==> flow/design.v <==
module uart_rx#(
	parameter CLK_FRE 	= 50,
	parameter UART_RATE = 115200
	) (
	input 				clk,    
	input 				rst_n,
	output 	 			recv_en,	
	output reg 	[ 7:0] 	recv_data,	
	input 				rx_pin 
);
parameter  RATE_CNT = (CLK_FRE * 1000_000 / UART_RATE) - 1;
reg [10:0] clk_cnt;
localparam WAIT = 2'd0, START = 2'd1, RECV = 2'd2, STOP = 2'd3;
reg [1:0] state;
assign recv_en = clk_cnt == RATE_CNT * 3 / 2;
reg [ 7:0] recv_data_r;
reg [ 2:0] recv_cnt;
always@(posedge clk)
	if(!rst_n)begin
		state 		<= WAIT;
		clk_cnt 	<= 0;
		recv_data 	<= 0;
	end
	else
	case(state)
		WAIT:
			if(!rx_pin)begin 
				recv_cnt <= 'd0;
				state <= START;
			end
		START:begin 
			if(clk_cnt == RATE_CNT / 2)begin 
				clk_cnt <= 0;
				state <= RECV;
			end
			else
				clk_cnt <= clk_cnt + 1;
		end
		RECV:begin 
			if(clk_cnt == RATE_CNT)begin 
				clk_cnt <= 0;
				recv_data_r[recv_cnt] <= rx_pin;
				recv_cnt <= recv_cnt + 1;
				state <= (recv_cnt == 7 )?STOP : RECV ;
			end
			else
				clk_cnt <= clk_cnt + 1;
		end
		STOP:begin 
			recv_data <= recv_data_r;
			if(clk_cnt == RATE_CNT * 3 / 2)begin 
				clk_cnt <= 0;
				state <= WAIT;
			end
			else 
				clk_cnt <= clk_cnt + 1;
		end
	endcase
endmodule
module uart_tx#(
	parameter CLK_FRE 	= 50,
	parameter UART_RATE = 115200
	) (
	input 				clk,    
	input 				rst_n,
	input 				send_en ,	
	output 	 			send_busy ,	
	input 		[ 7:0] 	send_data ,	
	output reg 			tx_pin
);
parameter  RATE_CNT = (CLK_FRE * 1000_000 / UART_RATE) - 1;
reg [10:0] clk_cnt;
localparam WAIT = 2'd0, START = 2'd1, SEND = 2'd2, STOP = 2'd3;
reg [1:0] state;
assign send_busy = state != WAIT;
reg [ 7:0] send_data_r;
reg [ 2:0] send_cnt;
always@(posedge clk)
	if(!rst_n)begin
		state 	<= WAIT;
		clk_cnt <= 0;
		tx_pin 	<= 1;
	end
	else
	case(state)
		WAIT:
			if(send_en)begin 
				send_data_r <= send_data;
				send_cnt <= 'd0;
				state <= START;
			end
		START:begin 
			tx_pin <= 0;
			if(clk_cnt == RATE_CNT)begin 
				clk_cnt <= 0;
				state <= SEND;
			end
			else
				clk_cnt <= clk_cnt + 1;
		end
		SEND:begin 
			tx_pin <= send_data_r[send_cnt];
			if(clk_cnt == RATE_CNT)begin 
				clk_cnt <= 0;
				send_cnt <= send_cnt + 1;
				state <= (send_cnt == 7 )?STOP : SEND ;
			end
			else
				clk_cnt <= clk_cnt + 1;
		end
		STOP:begin 
			tx_pin <= 1;
			if(clk_cnt == RATE_CNT)begin 
				clk_cnt <= 0;
				state <= WAIT;
			end
			else
				clk_cnt <= clk_cnt + 1;
		end
	endcase
endmodule
module uart_top (
	input 		clk,    
	input 		rst_n,
	input 		uart_rx,
	output		uart_tx
);
parameter CLK_FRE 		= 50;
parameter UART_RATE 	= 115200;
localparam SEND = 2'd0, WAIT = 2'd1;
reg [1:0] state;
reg  [31:0] wait_cnt;
reg  [ 7:0] send_cnt;
reg  [ 7:0] send_data;
reg  	    send_en;
wire [ 7:0] recv_data;
wire 		recv_en;
wire 		send_busy;
parameter 	ENG_NUM  = 9; 
parameter 	CHE_NUM  = 2; 
parameter 	DATA_NUM = CHE_NUM * 3 + ENG_NUM;  
wire [ DATA_NUM * 8 - 1:0] char_data = {8'hE4,8'hBD,8'hA0,8'hE5,8'hA5,8'hBD,"  World","\r\n"};
wire [ 7:0] char_byte = (send_cnt < DATA_NUM) ? char_data[ (DATA_NUM - 1 - send_cnt) * 8 +: 8] : 8'h00;
always@(posedge clk)
	if(!rst_n)begin
		state 		<= SEND;
		wait_cnt 	<= 0;
		send_cnt 	<= 0;
		send_en 	<= 'b0;
	end
	else
	case(state)
		SEND:begin  
			if(send_cnt == DATA_NUM + 1)begin 
				send_en 	<= 'b0;
				send_cnt 	<=  0;
				state 		<= WAIT;
			end
			else if(!send_busy)begin
				send_en 	<= 'b1;
				send_data 	<= char_byte;
				send_cnt 	<= send_cnt + 1;
			end
		end
		WAIT: 
			if(wait_cnt == CLK_FRE * 1000_000)begin 
				wait_cnt <= 0;
				state <= SEND;
			end
			else begin
				send_en <= recv_en;
				send_data <= recv_data;
				wait_cnt <= wait_cnt + 1;
			end
	endcase
uart_tx #(
	.CLK_FRE 	(CLK_FRE 	),
	.UART_RATE 	(UART_RATE 	)
	)uart_tx_m0(
	.clk 		(clk 		),
	.rst_n 		(rst_n 		),
	.send_en 	(send_en 	),
	.send_busy 	(send_busy 	),
	.send_data 	(send_data 	),
	.tx_pin 	(uart_tx 	)
	);
uart_rx #(
	.CLK_FRE 	(CLK_FRE 	),
	.UART_RATE 	(UART_RATE 	)
	)uart_rx_m0(
	.clk 		(clk 		),
	.rst_n 		(rst_n 		),
	.recv_en 	(recv_en 	),
	.recv_data 	(recv_data 	),
	.rx_pin 	(uart_rx 	)
	);
endmodule
; ---- Step by step through the tools: uart_top
; The steps from the RTL of uart_top to its reports follow in flow order.
; Lines are those of the file above, counted from 1.
; Operators: Yosys type, input widths -> output width; for muxes data width and select width s.
; Not given: n/a
[inputs]
design = uart_top
clk_port = clk
lib = sky130hd
pvt_corner = tt_025C_1v80

; ---- Elaborated design
; Source: Yosys, flattened and elaborated, memories not mapped. Widths are those after wreduce. Registers that Yosys merges into a memory's read port (data or address) are not register bits. Print and check cells do not count.
[classes]
n_addsub = 8
n_mux = 42
div_mod_pow = 0
logic = 4
reduce_and_logical = 23
compare = 1
multipliers = 0
eq_ne = 30
n_shift = 4
[op_table]
columns = operator, n
row1 = $shiftx 120x12->8 const A, 1
row2 = $mux 8, 8
row3 = $mux 11, 5
row4 = $pmux 11 s3, 1
row5 = $add 32x1->32 const B, 1
row6 = $eq 32x26->1 const B, 1
row7 = $mux 32, 1
row8 = $add 11x1->11 const B, 2
row9 = $eq 11x9->1 const B, 2
row10 = $mux 2, 10
row11 = $ne 2x2->1 const B, 8
row12 = $pmux 8 s2, 1
row13 = $pmux 2 s4, 2
row14 = $reduce_and 5->1, 3
row15 = $ne 2x1->1 const B, 6
row16 = $reduce_and 3->1, 4
row17 = $pmux 3 s2, 2
row18 = $mux 3, 4
row19 = $eq 11x10->1 const B, 1
row20 = $eq 11x8->1 const B, 1
row21 = $sub 4x8->9 const A, 1
row22 = $shift 1x4->8, 1
row23 = $shift 1x4->8 const A, 1
row24 = $eq 2x2->1 const B, 4
row25 = $reduce_bool 2->1, 4
row26 = $reduce_and 4->1, 2
row27 = $reduce_bool 4->1, 2
row28 = $add 8x1->8 const B, 1
; Other operator kinds: 20; their cells: 32.
[word_totals]
ram_bits = 0
latch_bits = 0
clocked_rd_ports_x_width = 0
romBits = 0
mem_count = 0
out_inout_bits = 1
inputBits = 3
register_bits = 108
elab_cells = 127

; ---- Depth
; Depth = most cells in a row (Yosys ltp): at word level without a register or memory, in the mapped netlist without a sequential cell, where the memories' decode and read muxes count.
[depth]
word_depth = 7
abc_area = 0
ltp_mapped = 8
ltp_nobuf = 7

; ---- After synthesis
; Yosys stat after the flow's synthesis: flattened, memories mapped to cells. It holds for the ABC_AREA given above (unset counts as 0); a run with the other value may have another netlist.
[synth_totals]
cell_count = 594
sequential_area_mm2 = 0.0025024
n_buf = 23
yosys_area_mm2 = 0.005489
flip_flops = 110
[types]
columns = cell, n, type_area_um2
row1 = sky130_fd_sc_hd__dfxtp_1, 80, 1.6E+03
row2 = sky130_fd_sc_hd__edfxtp_1, 30, 900.864
row3 = sky130_fd_sc_hd__xor2_1, 42, 367.853
row4 = sky130_fd_sc_hd__nor2_1, 75, 281.52
row5 = sky130_fd_sc_hd__ha_1, 22, 275.264
row6 = sky130_fd_sc_hd__nand2_1, 52, 195.187
row7 = sky130_fd_sc_hd__nand3_1, 32, 160.154
row8 = sky130_fd_sc_hd__nand4_1, 25, 156.4
row9 = sky130_fd_sc_hd__xnor2_1, 17, 148.893
row10 = sky130_fd_sc_hd__nor2b_1, 18, 112.608
row11 = sky130_fd_sc_hd__mux2i_1, 11, 110.106
row12 = sky130_fd_sc_hd__o21ai_0, 21, 105.101
row13 = sky130_fd_sc_hd__inv_1, 22, 82.579
row14 = sky130_fd_sc_hd__nor3_1, 16, 80.077
row15 = sky130_fd_sc_hd__and3_1, 12, 75.072
row16 = sky130_fd_sc_hd__a21boi_0, 9, 67.565
row17 = sky130_fd_sc_hd__nor4_1, 10, 62.56
row18 = sky130_fd_sc_hd__a21oi_1, 12, 60.058
; Not listed: further types 38, cells in them 88.
; The figures by module come from a second, unflattened synthesis with its own total; it is not the netlist above.
[hier_totals]
hier_cells = 595
area_unflattened_mm2 = 0.0057405
; Rows give one instance, submodules left out.
[modules]
columns = module, n_inst, n_cells, mod_area_mm2, seq_area_mm2
row1 = uart_top, 1, 308, 0.0027301, 0.0011011
row2 = uart_rx, 1, 181, 0.0017992, 0.0007908
row3 = uart_tx, 1, 106, 0.0012112, 0.0006106

; ---- Path before layout
; OpenSTA on the mapped netlist: ideal clock, no wires. The path of least setup slack (recovery checks aside). Input and output delay are each 20% of the period. Register names are those of the netlist, which keeps one name where synthesis merged equal registers.
[synth_path]
path_type = in2reg
from = in rst_n
to = reg send_data[0]
setup_ps = 370
required_ps = 19630
path_stages = 4
path_buffers = 2
t_arrival_ps = 4958
tclk_ps = 20000
setup_slack_ps = 14671
in_delay_ps = 4000
delay_ps = 1328
launch_ps = 4000
synth_period_reached_ps = 5329
; "delay_ps" = arrival - input delay + setup time.
; "path_stages": output pins that drive a net of the path, with the launching flip-flop's if there is one; two outputs of one cell count as two.
; "synth_period_reached_ps" is the clock period less the worst setup slack; recovery checks do not enter. This is arithmetic on one report: input and output delays are still those of the set period (20% each).
; The rows between start and end are the longest chain of elaborated cells between them; the timing report does not say that the signal goes this way. Where chains are equally long, one stands for them.
; Each line given opens the expression or statement behind the cell; cells for indexed reads and writes are added by Yosys, which also makes memories of some case tables.
[synth_between]
cell_sequence = sky130_fd_sc_hd__clkbuf_1 -> sky130_fd_sc_hd__o21ai_2 -> sky130_fd_sc_hd__buf_2 -> sky130_fd_sc_hd__nor2_1
elab_chain_len = 1
cells_between = 1
lines_between = 0
cone_classes = 1 x reduce/logical
[synth_lines]
columns = item, line
row1 = from (decl), 124  ; input rst_n,
row2 = $reduce_and 5->1, n/a
row3 = to (assign), 161  ; send_data <= char_byte;
row4 = to (assign), 172  ; send_data <= recv_data;
row5 = to (decl), 134  ; reg  [ 7:0] send_data;

; ---- Path in the finished layout
; From the final timing report of run 1: the path of least setup slack in the routed layout; clock arrival at registers is part of the times.
; The path's times are printed in steps of 10 ps; the period is the one set.
[layout_path]
path_type = in2reg
from = in rst_n
to = reg send_data[4]
t_arrival_ps = 3320
path_stages = 4
tclk_ps = 6520
setup_slack_ps = 3190
launch_ps = 1300
in_delay_ps = 1300
path_buffers = 2
setup_ps = 360
required_ps = 6510
; The rows between start and end are the longest chain of elaborated cells between them; the timing report does not say that the signal goes this way. Where chains are equally long, one stands for them.
[layout_between]
cell_sequence = sky130_fd_sc_hd__clkdlybuf4s50_1 -> sky130_fd_sc_hd__buf_4 -> sky130_fd_sc_hd__o21ai_2 -> sky130_fd_sc_hd__nor2_1
elab_chain_len = 1
cells_between = 1
lines_between = 0
cone_classes = 1 x reduce/logical
[layout_lines]
columns = item, line
row1 = from (decl), 124  ; input rst_n,
row2 = $reduce_and 5->1, n/a
row3 = to (assign), 161  ; send_data <= char_byte;
row4 = to (assign), 172  ; send_data <= recv_data;
row5 = to (decl), 134  ; reg  [ 7:0] send_data;

; uart_top through Yosys and OpenROAD on sky130hd: 2 stored runs, unordered, with their settings and measured results. The constraints put input and output delay at 20% of the set period each and load the outputs with 0.01 pF.
; "timing.achieved_period_ps" is the run's clock period less its worst setup slack. It is reckoned from that one timing run; input and output delays stay at 20% of the period that was set.
; "critical_path_time_ps": the worst setup path's part of the clock period (all of it between registers, 20% less for each end at a port) less its slack. A launch clock that arrives late makes it longer, a capture clock that arrives late makes it shorter.
; By "power_total_w" is meant OpenSTA's value without simulated activity: inputs other than the clock are taken to toggle once in ten clock periods, and the tool carries that through the logic.
; "critical_path_time_ps" is known to 10 ps.

[run 1: settings]
CELL_PAD_IN_SITES_DETAIL_PLACEMENT = 2
CORE_ASPECT_RATIO = 1.18
CORE_MARGIN = 2
CORE_UTILIZATION = 34
CTS_CLUSTER_DIAMETER = 130
CTS_CLUSTER_SIZE = 40
GPL_ROUTABILITY_DRIVEN = 0
PLACE_DENSITY_LB_ADDON = 0.06
SETUP_SLACK_MARGIN = 0.82
SLEW_MARGIN = 10
TNS_END_PERCENT = 20
period_ns = 6.52
CAP_MARGIN = 20
[run 1: results]
fin_hold_ws_ps = 427
dieArea_mm2 = 0.0171794
synth_area_mm2 = 0.005489
critical_path_time_ps = 2020
worst_setup_path_type = in2reg
timing.achieved_period_ps = 3328
setupTns_ps = 0
worstSetupSlack_ps = 3192
final_stdcell_area_mm2 = 0.0059807
power_total_w = 0.001713
util_pct = 37.8

[run 2: settings]
CELL_PAD_IN_SITES_DETAIL_PLACEMENT = 0
CORE_ASPECT_RATIO = 0.57
CORE_MARGIN = 2
CORE_UTILIZATION = 63
CTS_CLUSTER_DIAMETER = 320
CTS_CLUSTER_SIZE = 40
PLACE_DENSITY_LB_ADDON = 0.06
SETUP_SLACK_MARGIN = 0.27
SLEW_MARGIN = 10
TNS_END_PERCENT = 20
period_ns = 6.52
CAP_MARGIN = 20
[run 2: results]
worstSetupSlack_ps = 3515
synth_area_mm2 = 0.005489
critical_path_time_ps = 1700
worst_setup_path_type = in2reg
dieArea_mm2 = 0.009505
setupTns_ps = 0
final_stdcell_area_mm2 = 0.0058694
power_total_w = 0.001715
timing.achieved_period_ps = 3005
util_pct = 70.0
fin_hold_ws_ps = 420
